==> flow/design.v <==
module cla32(input [31:0]a, input [31:0]b,output [32:0]out);
wire [1:0]w[0:32], L1[0:31], L2[0:31], L3[0:31], L4[0:31],L5[0:31];
wire L6[31:0];
genvar q;
generate    for(q=0; q<=31; q=q+1) begin
                  current_status s(.a(a[q]),.b(b[q]),.t(w[q+1]));
            end
endgenerate
assign w[0] = 0;
generate    for(q=0;q<=30;q=q+1) begin
                  look_ahead l(.s(w[31-q]),.f(w[30-q]),.o(L1[q]));
            end
endgenerate
assign L1[31] = w[0];
generate    for(q=0;q<=29;q=q+1) begin
                  look_ahead l(.s(L1[q]),.f(L1[q+2]),.o(L2[q]));
            end
endgenerate
assign L2[30] = L1[30];
assign L2[31] = L1[31];
generate    for(q=0;q<=27;q=q+1) begin
                  look_ahead l(.s(L2[q]),.f(L2[q+4]),.o(L3[q]));
            end
endgenerate
assign {L3[28], L3[29], L3[30], L3[31]} = {L2[28], L2[29], L2[30], L2[31]};
generate    for(q=0;q<=23;q=q+1) begin
                  look_ahead l(.s(L3[q]),.f(L3[q+8]),.o(L4[q]));
            end
endgenerate
generate    for(q=24;q<=31;q=q+1) begin
                  assign L4[q] = L3[q];
            end
endgenerate
generate    for(q=0;q<=15;q=q+1) begin
                  look_ahead l(.s(L4[q]),.f(L4[q+16]),.o(L5[q]));
            end
endgenerate
generate    for(q=16;q<=31;q=q+1) begin
                  assign L5[q] = L4[q];
            end
endgenerate
generate    for(q=0;q<=31;q=q+1) begin
                  assign L6[q] = a[q] ^ b[q] ^ L5[31-q][0];
            end
endgenerate
generate    for(q=0;q<=31;q=q+1) begin
                  assign out[q] = L6[q];
            end
            assign out[32] = w[0];
endgenerate
endmodule
module current_status(input a,input b,output [1:0]t);
      assign {t[0],t[1]} = {a || b , a && b};
endmodule
module look_ahead(input [1:0]s, input [1:0]f,output [1:0]o);
      assign o[1] = (s[1] & s[0] & !f[1]) | (s[0] & f[1] & f[0]);
      assign o[0] = (s[1] & s[0] & !f[1] & !f[0]) | (f[0] & s[0]);
endmodule
module wallace_mul(input [15:0] a, input [15:0] b, output [32:0] out, input clk);
wire [30:0] m[0:15];
reg [30:0] m15_1,m15_2,m15_3;
reg [30:0] u[14:0];
reg [31:0] v[14:0];
reg [31:0] v10_1,v12_2,v12_1;
reg [31:0] temp;
reg [31:0] temp_v;
genvar q,k,i,j;
assign m[0] = b[0] == 0 ? 31'b0 : {15'b0,a};
assign m[1] = b[1] == 0 ? 31'b0 : {14'b0,a,1'b0};
assign m[2] = b[2] == 0 ? 31'b0 : {13'b0,a,2'b0};
assign m[3] = b[3] == 0 ? 31'b0 : {12'b0,a,3'b0};
assign m[4] = b[4] == 0 ? 31'b0 : {11'b0,a,4'b0};
assign m[5] = b[5] == 0 ? 31'b0 : {10'b0,a,5'b0};
assign m[6] = b[6] == 0 ? 31'b0 : {9'b0,a,6'b0};
assign m[7] = b[7] == 0 ? 31'b0 : {8'b0,a,7'b0};
assign m[8] = b[8] == 0 ? 31'b0 : {7'b0,a,8'b0};
assign m[9] = b[9] == 0 ? 31'b0 : {6'b0,a,9'b0};
assign m[10] = b[10] == 0 ? 31'b0 : {5'b0,a,10'b0};
assign m[11] = b[11] == 0 ? 31'b0 : {4'b0,a,11'b0};
assign m[12] = b[12] == 0 ? 31'b0 : {3'b0,a,12'b0};
assign m[13] = b[13] == 0 ? 31'b0 : {2'b0,a,13'b0};
assign m[14] = b[14] == 0 ? 31'b0 : {1'b0,a,14'b0};
assign m[15] = b[15] == 0 ? 31'b0 : {a,15'b0};
generate    for(q=0; q<=14; q=q+1) begin
                  always @ ( posedge clk )
                        v[q][0] <= 0;
            end
endgenerate
generate    for(k=0; k<=12; k=k+3) begin
                  for(q=0; q<=30; q=q+1) begin
                  always @ ( posedge clk ) begin
                        u[k][q] <= m[k][q] ^ m[k+1][q] ^ m[k+2][q];
                        v[k][q+1] <= m[k][q] && m[k+1][q] || m[k+2][q] && ( m[k][q] || m[k+1][q] );
                  end
                  end
            end
            always @ ( posedge clk )
                  m15_1 <= m[15];
            for(q=0; q<=30; q=q+1) begin
            always @ ( posedge clk ) begin
                        u[1][q] <= u[0][q] ^ v[0][q] ^ u[3][q];
                        v[1][q+1] <= u[0][q] && v[0][q] || u[3][q] && ( u[0][q] || v[0][q] );
            end
            end
            for(q=0; q<=30; q=q+1) begin
            always @ ( posedge clk ) begin
                        u[2][q] <= u[6][q] ^ v[6][q] ^ v[3][q];
                        v[2][q+1] <= u[6][q] && v[6][q] || v[3][q] && ( u[6][q] || v[6][q] );
            end
            end
            for(q=0; q<=30; q=q+1) begin
            always @ ( posedge clk ) begin
                  u[4][q] <= u[9][q] ^ v[9][q] ^ u[12][q];
                  v[4][q+1] <= u[9][q] && v[9][q] || u[12][q] && ( u[9][q] || v[9][q] );
            end
            end
            always @ ( posedge clk ) begin
                  m15_2 <= m15_1;
                  v12_1 <= v[12];
            end
            for(q=0; q<=30; q=q+1) begin
            always @ ( posedge clk ) begin
                  u[5][q] <= u[1][q] ^ v[1][q] ^ u[2][q];
                  v[5][q+1] <= u[1][q] && v[1][q] || u[2][q] && ( u[1][q] || v[1][q] );
            end
            end
            for(q=0; q<=30; q=q+1) begin
            always @ ( posedge clk ) begin
                  u[7][q] <= u[4][q] ^ v[4][q] ^ v[2][q];
                  v[7][q+1] <= u[4][q] && v[4][q] || v[2][q] && ( u[4][q] || v[4][q] );
            end
            end
            always @ ( posedge clk ) begin
                  m15_3 <= m15_2;
                  v12_2 <= v12_1;
            end
            for(q=0; q<=30; q=q+1) begin
            always @ ( posedge clk ) begin
                  u[8][q] <= u[5][q] ^ v[5][q] ^ u[7][q];
                  v[8][q+1] <= u[5][q] && v[5][q] || u[7][q] && ( u[5][q] || v[5][q] );
            end
            end
            for(q=0; q<=30; q=q+1) begin
            always @ ( posedge clk ) begin
                  u[10][q] <= m15_3[q] ^ v12_2[q] ^ v[7][q];
                  v[10][q+1] <= m15_3[q] && v12_2[q] || v[7][q] && ( m15_3[q] || v12_2[q] );
            end
            end
            for(q=0; q<=30; q=q+1) begin
            always @ ( posedge clk ) begin
                  u[11][q] <= u[8][q] ^ v[8][q] ^ u[10][q];
                  v[11][q+1] <= u[8][q] && v[8][q] || u[10][q] && ( u[8][q] || v[8][q] );
            end
            end
            always @ ( posedge clk )
                  v10_1 <= v[10];
            for(q=0; q<=30; q=q+1) begin
            always @ ( posedge clk ) begin
                  u[13][q] <= u[11][q] ^ v[11][q] ^ v10_1[q];
                  v[13][q+1] <= u[11][q] && v[11][q] || v10_1[q] && ( u[11][q] || v[11][q] );
            end
            end
endgenerate
always @ ( posedge clk ) begin
      temp <= {1'b0,u[13]};
      temp_v <= v[13];
end
cla32 object(.a(temp),.b(temp_v),.out(out));
endmodule
# Reports on wallace_mul
# The steps from the RTL of wallace_mul to its reports follow in flow order.
# Lines are those of the file above, counted from 1.
# Cell names lack the library's common part.
# Not given: -
[design]
top = "wallace_mul"
clock_port = "clk"
lib = "sky130hd"
lib_corner = "tt_025C_1v80"

# Word level
# Yosys after proc, flatten, opt, wreduce and memory -nomap, before mapping. Enables and synchronous resets that opt folds into registers are not counted as muxes. Print and check cells are not counted.
[word_totals]
regBits = 1094
inputBits = 33
output_inout_bits = 33
elab_cells = 4585
[op_classes]
mux = 15
n_logic = 1797
n_reduce_logical = 1913
[op_table]
columns = ["op", "n"]
rows = [
  ["1-bit bitwise XOR", 830],
  ["1-bit logical OR", 807],
  ["1-bit logical AND", 785],
  ["1-bit AND", 670],
  ["1-bit bitwise OR", 217],
  ["1-bit zero test", 211],
  ["1-bit bitwise XOR (both inputs constant)", 40],
  ["1-bit bitwise XOR (second input constant)", 35],
  ["1-bit logical AND (first input constant)", 35],
  ["1-bit logical AND (both inputs constant)", 35],
  ["1-bit logical OR (both inputs constant)", 35],
  ["30-bit two-way mux", 1],
  ["29-bit two-way mux", 1],
  ["28-bit two-way mux", 1],
  ["27-bit two-way mux", 1],
  ["26-bit two-way mux", 1],
  ["25-bit two-way mux", 1],
  ["24-bit two-way mux", 1],
  ["23-bit two-way mux", 1],
  ["22-bit two-way mux", 1],
  ["21-bit two-way mux", 1],
  ["20-bit two-way mux", 1],
  ["19-bit two-way mux", 1],
  ["18-bit two-way mux", 1],
  ["17-bit two-way mux", 1],
  ["16-bit two-way mux", 1],
  ["1-bit bitwise XOR (first input constant)", 5],
  ["1-bit logical OR (first input constant)", 5],
]

# Longest topological paths
# Depth = most cells in a row (Yosys ltp): at word level without a register or memory, in the mapped netlist without a sequential cell, where the memories' decode and read muxes count.
[logic_depth]
depth_word = 22
ABC_AREA = 0
ltp_mapped = 11
depth_no_buf = 9

# After synthesis
# The flow's flattened synthesis, as Yosys stat reports it; memories are mapped. The netlist is that of the ABC_AREA named above (0 if unset); the other value can give another one.
[by_type]
columns = ["cell_type", "n", "area_total_um2"]
rows = [
  ["dfxtp_1", 716, 1.43E+04],
  ["fa_1", 200, 4003.84],
  ["and2_1", 261, 1.63E+03],
  ["ha_1", 112, 1.4E+03],
  ["buf_4", 33, 247.738],
  ["inv_1", 55, 206.448],
  ["nand2b_1", 29, 181.424],
  ["a21oi_1", 28, 140.134],
  ["nor2b_1", 22, 137.632],
  ["clkbuf_1", 35, 131.376],
  ["nor2_1", 35, 131.376],
  ["xnor2_1", 14, 122.618],
  ["o21ai_0", 16, 80.077],
  ["xor2_1", 9, 78.826],
  ["a21o_1", 9, 67.565],
  ["a221oi_1", 7, 61.309],
  ["a211oi_1", 8, 60.058],
  ["mux2i_1", 6, 60.058],
]
# Not listed: further types 51, cells in them 119.
[mapped]
stdcells = 1714
synth_area_um2 = 23968.0
seq_area_um2 = 14333.7
ffs = 716
n_buf = 71
# By module: a second synthesis without flattening, with its own total; a netlist apart from the flattened one above.
[hier_totals]
hier_cells = 1902
hier_area_um2 = 26185.1
# Each row is one instance without its submodules.
[by_module]
columns = ["module", "n_inst", "n_cells", "mod_area_um2", "seq_area_um2"]
rows = [
  ["wallace_mul", 1, 1258, 20887.5, 14333.7],
  ["look_ahead", 129, 4, 30.0, 0.0],
  ["cla32", 1, 66, 997.2, 0.0],
  ["current_status", 31, 2, 13.8, 0.0],
]

# Worst setup path after synthesis
# Path of least setup slack by OpenSTA after synthesis, without wires, with an ideal clock, recovery checks aside; 20% of the period is set as input and as output delay. Where synthesis merged equal registers, the netlist keeps one of their names.
[synth_path]
kind = "register -> output"
startpoint = "register temp[11]"
endpoint = "output out[25]"
period_ns = 4.4
output_delay_ns = 0.880
t_first_pin_ns = 0.000
arrival_time_ns = 2.177
required_ns = 3.520
slack_ns = 1.343
path_delay_ns = 2.177
driving_pins = 12
n_path_buf = 2
period_less_setup_slack_ns = 3.057
# "path_delay_ns" is the arrival time less input delay plus setup time.
# At an output port there is no setup time.
# "driving_pins" counts driving pins, that of a launching flip-flop among them; a cell with two outputs on the path counts twice.
# "period_less_setup_slack_ns" = period - worst setup slack (recovery checks aside). The figure is calculated, with input and output delays left at 20% of the set period.
# Between the ends stands the longest chain of elaborated cells between them, by number of cells; it is not shown to be the way that was timed. Of several equally long chains one is given.
# A line is the first line of the expression or statement that the cell stems from. Yosys adds cells for indexed reads and writes and turns some case tables into memories.
[synth_between]
path_cell_list = "dfxtp_1 -> inv_1 -> ha_1 -> buf_6 -> or2_0 -> a221o_1 -> a221oi_4 -> nor2_1 -> a311oi_1 -> o21ai_1 -> xnor2_1 -> buf_4"
elab_chain_cells = 20
cone_cells = 43
classes_between = "logic: 35; reduce/logical: 8"
[synth_lines]
columns = ["item", "line", "text"]
rows = [
  ["start, assigned", 165, "temp <= {1'b0,u[13]};"],
  ["1-bit logical AND", 53, "assign {t[0],t[1]} = {a || b , a && b};"],
  ["1-bit zero test", 57, "assign o[0] = (s[1] & s[0] & !f[1] & !f[0]) | (f[0] & s[0]);"],
  ["1-bit AND (2 in a row)", 57, ""],
  ["1-bit bitwise OR", 57, ""],
  ["1-bit AND (2 in a row)", 56, "assign o[1] = (s[1] & s[0] & !f[1]) | (s[0] & f[1] & f[0]);"],
  ["1-bit bitwise OR", 56, ""],
  ["1-bit zero test", 56, ""],
  ["1-bit AND", 56, ""],
  ["1-bit bitwise OR", 56, ""],
  ["1-bit zero test", 57, ""],
  ["1-bit AND (2 in a row)", 57, ""],
  ["1-bit bitwise OR", 57, ""],
  ["1-bit AND (3 in a row)", 57, ""],
  ["1-bit bitwise OR", 57, ""],
  ["1-bit bitwise XOR", 43, "assign L6[q] = a[q] ^ b[q] ^ L5[31-q][0];"],
  ["end, declared", 59, "module wallace_mul(input [15:0] a, input [15:0] b, output [32:0] out, input clk);"],
]
# Nets of the timed path that keep an RTL name, with a line that drives or declares them; the list need not be complete.
[synth_nets]
columns = ["signal", "line"]
rows = [
  ["object.L6[25][0]", 43],
]

# Path in the finished layout
# From the final timing report of entry A: the path of least setup slack in the routed layout; clock arrival at registers is part of the times.
[layout_path]
kind = "register -> output"
startpoint = "register temp[9]"
endpoint = "output out[31]"
period_ns = 4.22
output_delay_ns = 0.84
t_first_pin_ns = 0.56
arrival_time_ns = 3.23
required_ns = 3.38
slack_ns = 0.15
driving_pins = 11
n_path_buf = 1
# Between the ends stands the longest chain of elaborated cells between them, by number of cells; it is not shown to be the way that was timed. Of several equally long chains one is given.
[layout_between]
path_cell_list = "dfxtp_1 -> inv_1 -> ha_1 -> nand2b_1 -> a21bo_2 -> o21bai_4 -> mux2_2 -> o21ai_2 -> o22ai_2 -> xor2_1 -> clkdlybuf4s50_1"
elab_chain_cells = 20
cone_cells = 43
classes_between = "logic: 35; reduce/logical: 8"
[layout_lines]
columns = ["item", "line", "text"]
rows = [
  ["start, assigned", 165, "temp <= {1'b0,u[13]};"],
  ["1-bit logical AND", 53, "assign {t[0],t[1]} = {a || b , a && b};"],
  ["1-bit zero test", 57, "assign o[0] = (s[1] & s[0] & !f[1] & !f[0]) | (f[0] & s[0]);"],
  ["1-bit AND (2 in a row)", 57, ""],
  ["1-bit bitwise OR", 57, ""],
  ["1-bit AND (2 in a row)", 56, "assign o[1] = (s[1] & s[0] & !f[1]) | (s[0] & f[1] & f[0]);"],
  ["1-bit bitwise OR", 56, ""],
  ["1-bit zero test", 57, ""],
  ["1-bit AND (2 in a row)", 57, ""],
  ["1-bit bitwise OR", 57, ""],
  ["1-bit AND (2 in a row)", 56, ""],
  ["1-bit bitwise OR", 56, ""],
  ["1-bit zero test", 57, ""],
  ["1-bit AND (2 in a row)", 57, ""],
  ["1-bit bitwise OR", 57, ""],
  ["1-bit bitwise XOR", 43, "assign L6[q] = a[q] ^ b[q] ^ L5[31-q][0];"],
  ["end, declared", 59, "module wallace_mul(input [15:0] a, input [15:0] b, output [32:0] out, input clk);"],
]

# 4 stored runs of wallace_mul in the flow (synthesis by Yosys, layout by OpenROAD, sky130hd cells), in arbitrary order. Constraints: input delay and output delay 20% of the set period each, output load 0.01 pF.
# By "clock_period_reached_ns" is meant the clock period of the run minus its worst setup slack. This is arithmetic on one report: input and output delays are still those of the set period (20% each).
# By "worst_setup_path_time_ns" is meant the share of the clock period that the worst setup path is allowed (20% is reserved at inputs, 20% at outputs), minus its slack. Clock arrival times at its registers enter into it.

[[run]]
name = "entry A"
[run.settings]
CORE_UTILIZATION = 40
PLACE_DENSITY = 0.6
period_ns = 4.22
CAP_MARGIN = 20
CORE_MARGIN = 2
SLEW_MARGIN = 20
[run.results]
ys_area_um2 = 23968.0
design.die.area_um2 = 61894.0
finish.stdcell_area_um2 = 27775.4
fin_util_frac = 0.47
worstSetupSlack_ns = 0.149
clock_period_reached_ns = 4.071
worst_setup_path_time_ns = 3.23
worstPathKind = "register -> output"

[[run]]
name = "entry B"
[run.settings]
CAP_MARGIN = 0
CELL_PAD_IN_SITES_GLOBAL_PLACEMENT = 3
CTS_CLUSTER_DIAMETER = 136
MAX_ROUTING_LAYER = "met4"
PLACE_DENSITY_LB_ADDON = 0.19
TNS_END_PERCENT = 65
period_ns = 3.71
CORE_MARGIN = 2
CORE_UTILIZATION = 40
SLEW_MARGIN = 20
[run.results]
ys_area_um2 = 23968.0
design.die.area_um2 = 61894.0
finish.stdcell_area_um2 = 28472.3
fin_util_frac = 0.482
worstSetupSlack_ns = 0.018
clock_period_reached_ns = 3.692
worst_setup_path_time_ns = 2.95
worstPathKind = "register -> output"

[[run]]
name = "entry C"
[run.settings]
ABC_AREA = 1
CAP_MARGIN = 35
CORE_UTILIZATION = 66
PLACE_DENSITY = 0.6
period_ns = 4.4
CORE_MARGIN = 2
SLEW_MARGIN = 20
[run.results]
ys_area_um2 = 24798.8
design.die.area_um2 = 39140.7
finish.stdcell_area_um2 = 27759.1
fin_util_frac = 0.744
worstSetupSlack_ns = 0.482
clock_period_reached_ns = 3.918
worst_setup_path_time_ns = 3.04
worstPathKind = "register -> output"

[[run]]
name = "entry D"
[run.settings]
CAP_MARGIN = 0
CELL_PAD_IN_SITES_GLOBAL_PLACEMENT = 2
CTS_CLUSTER_DIAMETER = 196
MAX_ROUTING_LAYER = "met4"
TNS_END_PERCENT = 65
period_ns = 3.71
CORE_MARGIN = 2
CORE_UTILIZATION = 40
SLEW_MARGIN = 20
[run.results]
ys_area_um2 = 23968.0
design.die.area_um2 = 61894.0
finish.stdcell_area_um2 = 28496.1
fin_util_frac = 0.482
worstSetupSlack_ns = -0.007
clock_period_reached_ns = 3.717
worst_setup_path_time_ns = 2.98
worstPathKind = "register -> output"
